==> flow/design.v <==
module converter (
    input wire [15:0] fixed_in,     
    output reg [15:0] float_out     
);
    reg sign;                       
    reg [4:0] exponent;             
    reg [10:0] mantissa;            
    reg [15:0] magnitude;           
    reg [4:0] leading_one;          
    always @(*) begin
        sign = fixed_in[15];                        
        magnitude = sign ? (~fixed_in + 1) : fixed_in;  
        casez (magnitude)
            16'b1???????????????: leading_one = 5'd15;
            16'b01??????????????: leading_one = 5'd14;
            16'b001?????????????: leading_one = 5'd13;
            16'b0001????????????: leading_one = 5'd12;
            16'b00001???????????: leading_one = 5'd11;
            16'b000001??????????: leading_one = 5'd10;
            16'b0000001?????????: leading_one = 5'd9;
            16'b00000001????????: leading_one = 5'd8;
            16'b000000001???????: leading_one = 5'd7;
            16'b0000000001??????: leading_one = 5'd6;
            16'b00000000001?????: leading_one = 5'd5;
            16'b000000000001????: leading_one = 5'd4;
            16'b0000000000001???: leading_one = 5'd3;
            16'b00000000000001??: leading_one = 5'd2;
            16'b000000000000001?: leading_one = 5'd1;
            16'b0000000000000001: leading_one = 5'd0;
            default: leading_one = 5'd0;
        endcase
        if (magnitude == 16'b0) begin
            exponent = 5'd0;     
            mantissa = 10'd0;
        end else begin
            exponent = 5'd15 + leading_one;  
            mantissa = (magnitude << (15 - leading_one)) >> 5; 
        end
        float_out = {sign, exponent, mantissa[9:0]};
    end
endmodule
`timescale 1ns / 1ps
module fifo #(
    parameter DATA_WIDTH = 8,
    parameter FIFO_DEPTH = 16
) (
    input wire clk,               
    input wire write_reset,      
    input wire write_enable,
    input wire [DATA_WIDTH-1:0] write_data,
    input wire fast_clk,          
    input wire read_reset,
    input wire read_enable,
    output reg [DATA_WIDTH-1:0] read_data,
    output reg empty_flag,
    output reg full_flag
);
    localparam POINTER_WIDTH = $clog2(FIFO_DEPTH);
    reg [DATA_WIDTH-1:0] memory[FIFO_DEPTH-1:0];
    reg [POINTER_WIDTH:0] write_pointer;
    reg [POINTER_WIDTH:0] write_pointer_gray;
    reg [POINTER_WIDTH:0] read_pointer_gray_sync_w;
    reg [POINTER_WIDTH:0] read_pointer;
    reg [POINTER_WIDTH:0] read_pointer_gray;
    reg [POINTER_WIDTH:0] write_pointer_gray_sync_r;
    always @(posedge clk or posedge write_reset) begin
        if (write_reset) begin
            write_pointer <= 0;
            write_pointer_gray <= 0;
        end else if (write_enable && !full_flag) begin
            memory[write_pointer[POINTER_WIDTH-1:0]] <= write_data;
            write_pointer <= write_pointer + 1;
            write_pointer_gray <= (write_pointer + 1) ^ ((write_pointer + 1) >> 1);  
        end
    end
    always @(posedge fast_clk or posedge read_reset) begin
        if (read_reset) begin
            read_pointer <= 0;
            read_pointer_gray <= 0;
        end else if (read_enable && !empty_flag) begin
            read_data <= memory[read_pointer[POINTER_WIDTH-1:0]];
            read_pointer <= read_pointer + 1;
            read_pointer_gray <= (read_pointer + 1) ^ ((read_pointer + 1) >> 1);  
        end
    end
    always @(posedge clk) begin
        read_pointer_gray_sync_w <= read_pointer_gray;  
    end
    always @(posedge fast_clk) begin
        write_pointer_gray_sync_r <= write_pointer_gray;  
    end
    always @(*) begin
        empty_flag = (read_pointer_gray == write_pointer_gray_sync_r);
        full_flag = (write_pointer_gray == {~read_pointer_gray_sync_w[POINTER_WIDTH:POINTER_WIDTH-1], read_pointer_gray_sync_w[POINTER_WIDTH-2:0]});
    end
endmodule
module imem (
    input wire clk,                        
    input wire rst,                        
    input wire shift_enable,               
    input wire [15:0] new_value,           
    output reg [1023:0] data_out           
);
    reg [15:0] memory [0:63];
    integer i;
    always @(posedge clk or posedge rst) begin
        if (rst) begin
            for (i = 0; i < 64; i = i + 1) begin
                memory[i] <= 16'b0;
            end
        end else if (shift_enable) begin
            for (i = 63; i > 0; i = i - 1) begin
                memory[i] <= memory[i-1];
            end
            memory[0] <= new_value;
        end
    end
    always @(posedge clk or posedge rst) begin
        if (rst) begin
            data_out <= 1024'b0;
        end else begin
            for (i = 0; i < 64; i = i + 1) begin
                data_out[(i*16) +: 16] <= memory[i];
            end
        end
    end
endmodule
module multiplier (
	input wire [15:0] a,
	input wire [15:0] b,
	output reg [31:0] product
);
	always @(*) begin
    	product = a * b;   
	end
endmodule
module alu_mac (
	input wire clk,
	input wire reset,
	input wire [1023:0] d,    	 
	input wire [1023:0] cmem, 	 
	output reg [31:0] out,    	 
	output reg done           	 
);
	reg [5:0] tap_index;      	 
	reg [31:0] sum;           	 
	wire [31:0] product;      	 
	wire [15:0] d_element;    	 
	wire [15:0] cmem_element; 	 
	assign d_element = d[(tap_index * 16) +: 16];
	assign cmem_element = cmem[(tap_index * 16) +: 16];
	multiplier mult_inst (
    	.a(d_element),
    	.b(cmem_element),
    	.product(product)
	);
	always @(posedge clk or posedge reset) begin
    	if (reset) begin
        	sum <= 32'b0;            
        	tap_index <= 6'b0;      
        	out <= 32'b0;           
        	done <= 1'b0;           
    	end else begin
        	if (tap_index < 63) begin
            	sum <= sum + product;   
            	tap_index <= tap_index + 1;  
            	done <= 1'b0;          
        	end else begin
            	sum <= sum + product;   
            	out <= sum;             
            	tap_index <= 6'b0;      
            	sum <= 32'b0;           
            	done <= 1'b1;           
        	end
    	end
	end
endmodule
module control (
    input wire clk,                  
    input wire fast_clk,             
    input wire reset,                
    input wire fifo_full,            
    input wire fifo_empty,           
    input wire mac_done,             
    output reg write_enable,         
    output reg read_enable,          
    output reg shift_enable,         
    output reg start_mac,            
    output reg done                  
);
    reg reset_sync1_clk, reset_sync2_clk;
    always @(posedge clk) begin
        reset_sync1_clk <= reset;
        reset_sync2_clk <= reset_sync1_clk;
    end
    wire synced_reset_clk = reset_sync2_clk;
    reg reset_sync1_fast, reset_sync2_fast;
    always @(posedge fast_clk) begin
        reset_sync1_fast <= reset;
        reset_sync2_fast <= reset_sync1_fast;
    end
    wire synced_reset_fast = reset_sync2_fast;
    typedef enum logic [1:0] {
        WRITE_IDLE,    
        FIFO_WRITE     
    } write_state_t;
    write_state_t write_state, next_write_state;
    typedef enum logic [2:0] {
        READ_IDLE,     
        FIFO_READ,     
        IMEM_SHIFT,    
        START_MAC,     
        WAIT_DONE      
    } read_state_t;
    read_state_t read_state, next_read_state;
    always @(posedge clk or posedge synced_reset_clk) begin
        if (synced_reset_clk) begin
            write_state <= WRITE_IDLE;
        end else begin
            write_state <= next_write_state;
        end
    end
    always @(*) begin
        case (write_state)
            WRITE_IDLE: begin
                if (!fifo_full)
                    next_write_state = FIFO_WRITE;  
                else
                    next_write_state = WRITE_IDLE;
            end
            FIFO_WRITE: begin
                if (fifo_full)
                    next_write_state = WRITE_IDLE;  
                else
                    next_write_state = FIFO_WRITE;
            end
            default: next_write_state = WRITE_IDLE;
        endcase
    end
    always @(posedge clk or posedge synced_reset_clk) begin
        if (synced_reset_clk) begin
            write_enable <= 1'b0;
        end else begin
            write_enable <= (write_state == FIFO_WRITE);
        end
    end
    always @(posedge fast_clk or posedge synced_reset_fast) begin
        if (synced_reset_fast) begin
            read_state <= READ_IDLE;
        end else begin
            read_state <= next_read_state;
        end
    end
    always @(*) begin
        case (read_state)
            READ_IDLE: begin
                if (!fifo_empty)
                    next_read_state = FIFO_READ;  
                else
                    next_read_state = READ_IDLE;
            end
            FIFO_READ: begin
                next_read_state = IMEM_SHIFT;     
            end
            IMEM_SHIFT: begin
                next_read_state = START_MAC;      
            end
            START_MAC: begin
                next_read_state = WAIT_DONE;      
            end
            WAIT_DONE: begin
                if (mac_done)
                    next_read_state = READ_IDLE;  
                else
                    next_read_state = WAIT_DONE;
            end
            default: next_read_state = READ_IDLE;
        endcase
    end
    always @(posedge fast_clk or posedge synced_reset_fast) begin
        if (synced_reset_fast) begin
            read_enable <= 1'b0;
            shift_enable <= 1'b0;
            start_mac <= 1'b0;
            done <= 1'b0;
        end else begin
            read_enable <= (read_state == FIFO_READ);
            shift_enable <= (read_state == IMEM_SHIFT);
            start_mac <= (read_state == START_MAC);
            done <= (read_state == WAIT_DONE && mac_done);
        end
    end
endmodule
module datapath (
    input wire clk,                   
    input wire fast_clk,              
    input wire reset,                 
    input wire write_enable,          
    input wire read_enable,           
    input wire shift_enable,          
    input wire cen,                   
    input wire wen,                   
    input wire [5:0] addr,            
    input wire [15:0] input_data,     
    input wire [1023:0] cmem_data_in,  
    output wire [31:0] result,        
    output wire fifo_empty,           
    output wire fifo_full,            
    output wire done                  
);
    wire [15:0] fifo_out;             
    wire [15:0] float_data;           
    wire [1023:0] imem_data;          
    wire [1023:0] cmem_flat_data;     
    wire [31:0] alu_out;              
    wire mac_done;                    
    fifo #(
        .DATA_WIDTH(16),
        .FIFO_DEPTH(64)
    ) fifo_inst (
        .clk(clk),
        .write_reset(reset),
        .write_enable(write_enable),
        .write_data(input_data),
        .fast_clk(fast_clk),
        .read_reset(reset),
        .read_enable(read_enable),
        .read_data(fifo_out),
        .empty_flag(fifo_empty),
        .full_flag(fifo_full)
    );
    converter converter_inst (
        .fixed_in(fifo_out),        
        .float_out(float_data)      
    );
    imem imem_inst (
        .clk(clk),
        .rst(reset),
        .shift_enable(shift_enable),
        .new_value(float_data),     
        .data_out(imem_data)
    );
    assign cmem_flat_data = cmem_data_in;
    alu_mac alu_mac_inst (
        .clk(fast_clk),
        .reset(reset),
        .d(imem_data),               
        .cmem(cmem_flat_data),       
        .out(alu_out),
        .done(mac_done)
    );
    assign result = alu_out;
    assign done = mac_done;
endmodule
module top_module (
    input wire clk,                 
    input wire reset,               
    input wire [15:0] input_data,   
    input wire [1023:0] cmem_data_in,  
    output wire [31:0] result,      
    output wire done                
);
    wire write_enable;      
    wire read_enable;       
    wire shift_enable;      
    wire fifo_empty;        
    wire fifo_full;         
    wire mac_done;          
    control control_inst (
        .clk(clk),
        .fast_clk(clk),
        .reset(reset),
        .fifo_full(fifo_full),
        .fifo_empty(fifo_empty),
        .mac_done(mac_done),
        .write_enable(write_enable),
        .read_enable(read_enable),
        .shift_enable(shift_enable),
        .done(done)
    );
    datapath datapath_inst (
        .clk(clk),
        .fast_clk(clk),
        .reset(reset),
        .write_enable(write_enable),
        .read_enable(read_enable),
        .shift_enable(shift_enable),
        .input_data(input_data),
        .cmem_data_in(cmem_data_in),
        .result(result),
        .fifo_empty(fifo_empty),
        .fifo_full(fifo_full),
        .done(mac_done)
    );
endmodule
# Tool chain data of top_module
# Tool output for the design above before and after an edit, in the order of the flow.
# Lines under "orig" count in the file above, lines under "edited" in the edited file.
# "delta": "edited" minus "orig" as printed here. "change_rel_pct": 100 x difference / "orig".
# Library cell names are shortened.
# The mark - stands for no value.
# inputs
design	top_module
clk_port	clk
library	sky130hd
pvt_corner	tt_025C_1v80

# Diff
# The edit as a unified diff against the file above.
# The edit is scripted: it alters the design's behaviour and was not made to optimise anything.
# begin of diff
@@ -330,8 +330,11 @@
         .full_flag(fifo_full)
     );
+    wire [15:0] float_data_m, float_data_s;
     converter converter_inst (
         .fixed_in(fifo_out),        
-        .float_out(float_data)      
-    );
+        .float_out(float_data_m)      
+    );
+    converter converter_inst_2 (.fixed_in(~fifo_out), .float_out(float_data_s));
+    assign float_data = float_data_m ^ float_data_s;
     imem imem_inst (
         .clk(clk),
# end of diff

# Word level
# Yosys after proc, flatten, opt, wreduce and memory -nomap, before mapping. Print and check cells are not counted.
# bits
element	orig	edited	delta	change_rel_pct
ff_bits	3212	3212	0	0.00
elab_cells	401	427	26	6.48
# op_classes
element	orig	edited	delta	change_rel_pct
n_addsub	7	10	3	42.86
multipliers	1	1	0	0.00
compare	1	1	0	0.00
eq_ne	147	161	14	9.52
n_shift	3	4	1	33.33
n_mux	13	17	4	30.77
logic	5	8	3	60.00
reduce_logical	76	77	1	1.32
# ops
cell	orig	edited	delta	change_rel_pct
16-bit inverter	1	3	2	200.00
6-bit by 1-bit == test with 1-bit output with constant B	3	4	1	33.33
2-bit by 1-bit == test with 1-bit output with constant B	2	3	1	50.00
3-bit by 1-bit == test with 1-bit output with constant B	2	3	1	50.00
16-bit by 1-bit adder with 16-bit output with constant B	1	2	1	100.00
4-bit by 5-bit adder with 5-bit output with constant A	1	2	1	100.00
10-bit by 1-bit == test with 1-bit output with constant B	1	2	1	100.00
11-bit by 1-bit == test with 1-bit output with constant B	1	2	1	100.00
12-bit by 1-bit == test with 1-bit output with constant B	1	2	1	100.00
13-bit by 1-bit == test with 1-bit output with constant B	1	2	1	100.00
14-bit by 1-bit == test with 1-bit output with constant B	1	2	1	100.00
15-bit by 1-bit == test with 1-bit output with constant B	1	2	1	100.00
4-bit by 1-bit == test with 1-bit output with constant B	1	2	1	100.00
5-bit by 1-bit == test with 1-bit output with constant B	1	2	1	100.00
7-bit by 1-bit == test with 1-bit output with constant B	1	2	1	100.00
8-bit by 1-bit == test with 1-bit output with constant B	1	2	1	100.00
9-bit by 1-bit == test with 1-bit output with constant B	1	2	1	100.00
16-bit logical NOT	1	2	1	100.00
10-bit 2-to-1 mux	1	2	1	100.00
16-bit 2-to-1 mux	1	2	1	100.00
5-bit 2-to-1 mux	1	2	1	100.00
4-bit parallel mux with 15-bit select	1	2	1	100.00
16-bit by 32-bit left shift with 15-bit output	1	2	1	100.00
4-bit by 5-bit subtractor with 6-bit output with constant A	1	2	1	100.00
16-bit XOR	0	1	1	-
# Operator kinds equal on both sides are left out: 32.

# Depth
# Yosys ltp: most cells in a row. Word level: on the elaborated netlist, between registers, memories and ports. Mapped: between sequential cells and ports; inverters and the memories' decode and read muxes count.
# depth
element	orig	edited	delta	change_rel_pct
depth_word	8	10	2	25.00
abc_area	0	0	-	-
depth_mapped	35	37	2	5.71
depth_no_buf	29	32	3	10.34

# Mapped cells and area
# The flow's flattened synthesis, as Yosys stat reports it; memories are mapped. The netlist is that of the ABC_AREA named above (0 if unset); the other value can give another one.
# mapped
element	orig	edited	delta	change_rel_pct
cells	7802	8969	1167	14.96
synth_area_um2	132185.5	135137.1	2951.6	2.23
ffs	3211	3211	0	0.00
buf_cells	432	521	89	20.60
# types
cell	orig	edited	delta	change_rel_pct
mux2i_1	30	380	350	1166.67
mux4_2	657	308	-349	-53.12
a21oi_1	66	326	260	393.94
nand2_1	215	413	198	92.09
o21ai_0	53	204	151	284.91
o22ai_1	4	127	123	3075.00
o221ai_1	0	122	122	-
and2_1	19	108	89	468.42
mux2_2	1058	1135	77	7.28
nor2_1	291	219	-72	-24.74
clkbuf_1	330	382	52	15.76
buf_2	19	57	38	200.00
xnor2_1	43	73	30	69.77
o211ai_1	5	23	18	360.00
buf_1	78	62	-16	-20.51
nand4_1	69	81	12	17.39
buf_4	2	14	12	600.00
nor2b_1	30	40	10	33.33
# Cell types equal on both sides are left out: 18.
# Not every row of either side is listed.
# By module: a second synthesis without flattening, with its own total; a netlist apart from the flattened one above.
# unflattened
element	orig	edited	delta	change_rel_pct
cells_unflattened	8286	8519	233	2.81
area_unflattened_um2	135329.8	136987.6	1657.8	1.23
# Rows give one instance, submodules left out.
# modules_orig
module	instances	cells	area_um2
imem	1	3187	63611.0
fifo	1	2446	41121.9
alu_mac	1	1436	20189.4
multiplier	1	995	8598.2
converter	1	201	1457.6
control	1	21	351.6
datapath	1	0	0.0
top_module	1	0	0.0
# modules_edited
module	instances	cells	area_um2
imem	1	3187	63611.0
fifo	1	2446	41121.9
alu_mac	1	1436	20189.4
multiplier	1	995	8598.2
converter	2	201	1457.6
control	1	21	351.6
datapath	1	32	200.2
top_module	1	0	0.0

# Worst setup path after synthesis
# Path of least setup slack by OpenSTA after synthesis, without wires, with an ideal clock, recovery checks aside; 20% of the period is set as input and as output delay. Where synthesis merged equal registers, the netlist keeps one of their names.
# synth_timing
element	orig	edited	delta	change_rel_pct
path_kind	input to register	input to register	-	-
from	input reset	input cmem_data_in[502]	-	-
to	register datapath_inst.fifo_inst.memory[31][0]	register datapath_inst.alu_mac_inst.sum[29]	-	-
tclk_ns	12.0	12.0	0.0	0.00
setup_time_ns	0.420	0.132	-0.288	-
t_first_pin_ns	2.400	2.400	0.000	0.00
arrival_ns	54.163	9.115	-45.048	-83.17
required_ns	11.580	11.868	0.288	2.49
setup_slack_ns	-42.583	2.753	45.336	-
delay_ns	52.183	6.847	-45.336	-86.88
path_stages	3	24	21	700.00
n_path_buf	0	1	1	-
synth_period_reached_ns	54.583	9.247	-45.336	-83.06
# "delay_ns" is the arrival time less input delay plus setup time.
# "path_stages": output pins that drive a net of the path, with the launching flip-flop's if there is one; two outputs of one cell count as two.
# "synth_period_reached_ns" = period - worst setup slack (recovery checks aside). The figure is calculated, with input and output delays left at 20% of the set period.
# The rows between start and end are the longest chain of elaborated cells between them; the timing report does not say that the signal goes this way. Where chains are equally long, one stands for them.
# Each line given opens the expression or statement behind the cell; cells for indexed reads and writes are added by Yosys, which also makes memories of some case tables.
# A register here has more assigning lines than the two given.
# Where a signal picks the word or bit written, the line may be left out of the assigning lines.
# synth_between_orig
cell_sequence	inv_1 -> nand2_1 -> nor2_1
elab_chain_cells	2
# synth_lines_orig
element	line	rtl
start: declaration	357	input wire reset,
1-bit inverter	-
3-bit AND reduction	-
end: declaration	59	reg [DATA_WIDTH-1:0] memory[FIFO_DEPTH-1:0];
# synth_between_edited
cell_sequence	mux4_2 -> mux4_2 -> a211oi_1 -> a21o_1 -> clkbuf_1 -> nor2b_1 -> fa_1 -> inv_1 -> fa_1 -> fa_1 -> inv_1 -> fa_1 -> fa_1 -> inv_1 -> fa_1 -> inv_1 -> ha_1 -> a211o_1 -> a2111oi_0 -> o31ai_1 -> a221o_1 -> a41o_1 -> xnor2_1 -> nor2_1
elab_chain_cells	4
# synth_lines_edited
element	line	rtl
start: declaration	362	input wire [1023:0] cmem_data_in,
1024-bit by 11-bit indexed select with 16-bit output	151	assign cmem_element = cmem[(tap_index * 16) +: 16];
16-bit by 16-bit multiplier with 32-bit output	134
32-bit adder	165
32-bit 2-to-1 mux	164	if (tap_index < 63) begin
end: assignment	165
end: assignment	169
end: declaration	146	reg [31:0] sum;

# Timing after layout
# From the final timing report of each run of set A: the path of least setup slack in the routed layout; clock arrival at registers is part of the times.
# layout_timing
element	orig	edited	delta	change_rel_pct
path_kind	register to register	input to register	-	-
from	register datapath_inst.alu_mac_inst.tap_index[0]	input cmem_data_in[83]	-	-
to	register datapath_inst.alu_mac_inst.sum[30]	register datapath_inst.alu_mac_inst.sum[29]	-	-
tclk_ns	10.7	10.7	0.0	0.00
setup_time_ns	0.11	0.14	0.03	-
t_first_pin_ns	0.86	2.14	1.28	148.84
arrival_ns	10.58	10.97	0.39	3.69
required_ns	11.47	11.45	-0.02	-0.17
setup_slack_ns	0.88	0.48	-0.40	-
path_stages	30	28	-2	-6.67
n_path_buf	5	2	-3	-60.00
# The rows between start and end are the longest chain of elaborated cells between them; the timing report does not say that the signal goes this way. Where chains are equally long, one stands for them.
# A register here has more assigning lines than the two given.
# layout_between_orig
cell_sequence	dfrtp_4 -> buf_12 -> buf_12 -> mux4_2 -> mux4_2 -> mux2_2 -> o21ai_2 -> buf_4 -> nor2_1 -> fa_1 -> inv_1 -> fa_1 -> fa_1 -> inv_1 -> fa_1 -> fa_1 -> inv_1 -> fa_1 -> inv_1 -> ha_1 -> nand4_1 -> o41ai_1 -> o2111ai_1 -> buf_4 -> a311oi_1 -> buf_4 -> o211ai_1 -> a21oi_1 -> o21ai_0 -> and3b_1
elab_chain_cells	4
# layout_lines_orig
element	line	rtl
start: declaration	145	reg [5:0] tap_index;
start: assignment	160	tap_index <= 6'b0;
start: assignment	166	tap_index <= tap_index + 1;
1024-bit by 11-bit indexed select with 16-bit output	150	assign d_element = d[(tap_index * 16) +: 16];
16-bit by 16-bit multiplier with 32-bit output	134
32-bit adder	165
32-bit 2-to-1 mux	164	if (tap_index < 63) begin
end: assignment	165
end: assignment	169
end: declaration	146	reg [31:0] sum;
# layout_between_edited
cell_sequence	clkdlybuf4s50_1 -> mux2i_1 -> o21ai_0 -> o22ai_1 -> a21oi_2 -> mux4_2 -> nand2_1 -> fa_1 -> inv_1 -> fa_1 -> ha_1 -> fa_1 -> fa_1 -> inv_1 -> fa_1 -> inv_1 -> ha_1 -> nor3_1 -> o21ai_0 -> a31oi_1 -> o21bai_1 -> a2111oi_0 -> buf_4 -> o31ai_1 -> a221o_1 -> a41o_1 -> xnor2_1 -> nor2_1
elab_chain_cells	4
# layout_lines_edited
element	line	rtl
start: declaration	362	input wire [1023:0] cmem_data_in,
1024-bit by 11-bit indexed select with 16-bit output	151	assign cmem_element = cmem[(tap_index * 16) +: 16];
16-bit by 16-bit multiplier with 32-bit output	134
32-bit adder	165
32-bit 2-to-1 mux	164	if (tap_index < 63) begin
end: assignment	165
end: assignment	169
end: declaration	146	reg [31:0] sum;

# Flow runs
# Runs of the flow (Yosys, OpenROAD) on both versions; the two runs of a pair have the same settings. The constraints put input and output delay at 20% of the set period each and load the outputs with 0.01 pF.
# flow_settings_set_A
CORE_UTILIZATION	40
PLACE_DENSITY	0.6
period_ns	10.7
CAP_MARGIN	20
CORE_MARGIN	2
SLEW_MARGIN	20
# results_set_A
element	orig	edited	delta	change_rel_pct
synthesis_area_um2	132185.5	135137.1	2951.6	2.23
design_die_area_um2	335079.0	342506.0	7427.0	2.22
finish.stdcell_area_um2	161581.0	164264.0	2683.0	1.66
post_route_util_frac	0.49	0.488	-0.002	-
setup_worst_slack_ns	0.884	0.481	-0.403	-
tns_setup_ns	0.000	0.000	0.000	-
power_total_mw	26.239	25.450	-0.789	-3.01
clock_period_reached_ns	9.816	10.219	0.403	4.11
# flow_settings_set_B
CAP_MARGIN	0
CELL_PAD_IN_SITES_DETAIL_PLACEMENT	0
CELL_PAD_IN_SITES_GLOBAL_PLACEMENT	0
CORE_MARGIN	8
CORE_UTILIZATION	40
CTS_CLUSTER_DIAMETER	220
GPL_ROUTABILITY_DRIVEN	0
GPL_TIMING_DRIVEN	1
PLACE_DENSITY	0.69
SETUP_SLACK_MARGIN	0.45
SLEW_MARGIN	0
period_ns	7.97
# results_set_B
element	orig	edited	delta	change_rel_pct
synthesis_area_um2	132185.5	135137.1	2951.6	2.23
design_die_area_um2	349116.0	356696.0	7580.0	2.17
finish.stdcell_area_um2	166007.0	169523.0	3516.0	2.12
post_route_util_frac	0.503	0.504	0.001	-
setup_worst_slack_ns	-0.761	-0.614	0.147	-
tns_setup_ns	-6.919	-4.936	1.983	-
power_total_mw	34.902	33.525	-1.377	-3.95
clock_period_reached_ns	8.731	8.584	-0.147	-1.68
# "clock_period_reached_ns" means the clock period less the worst setup slack. The figure is calculated, with input and output delays left at 20% of the set period.
# By "power_total_mw" is meant OpenSTA's value without simulated activity: inputs other than the clock are taken to toggle once in ten clock periods, and the tool carries that through the logic.
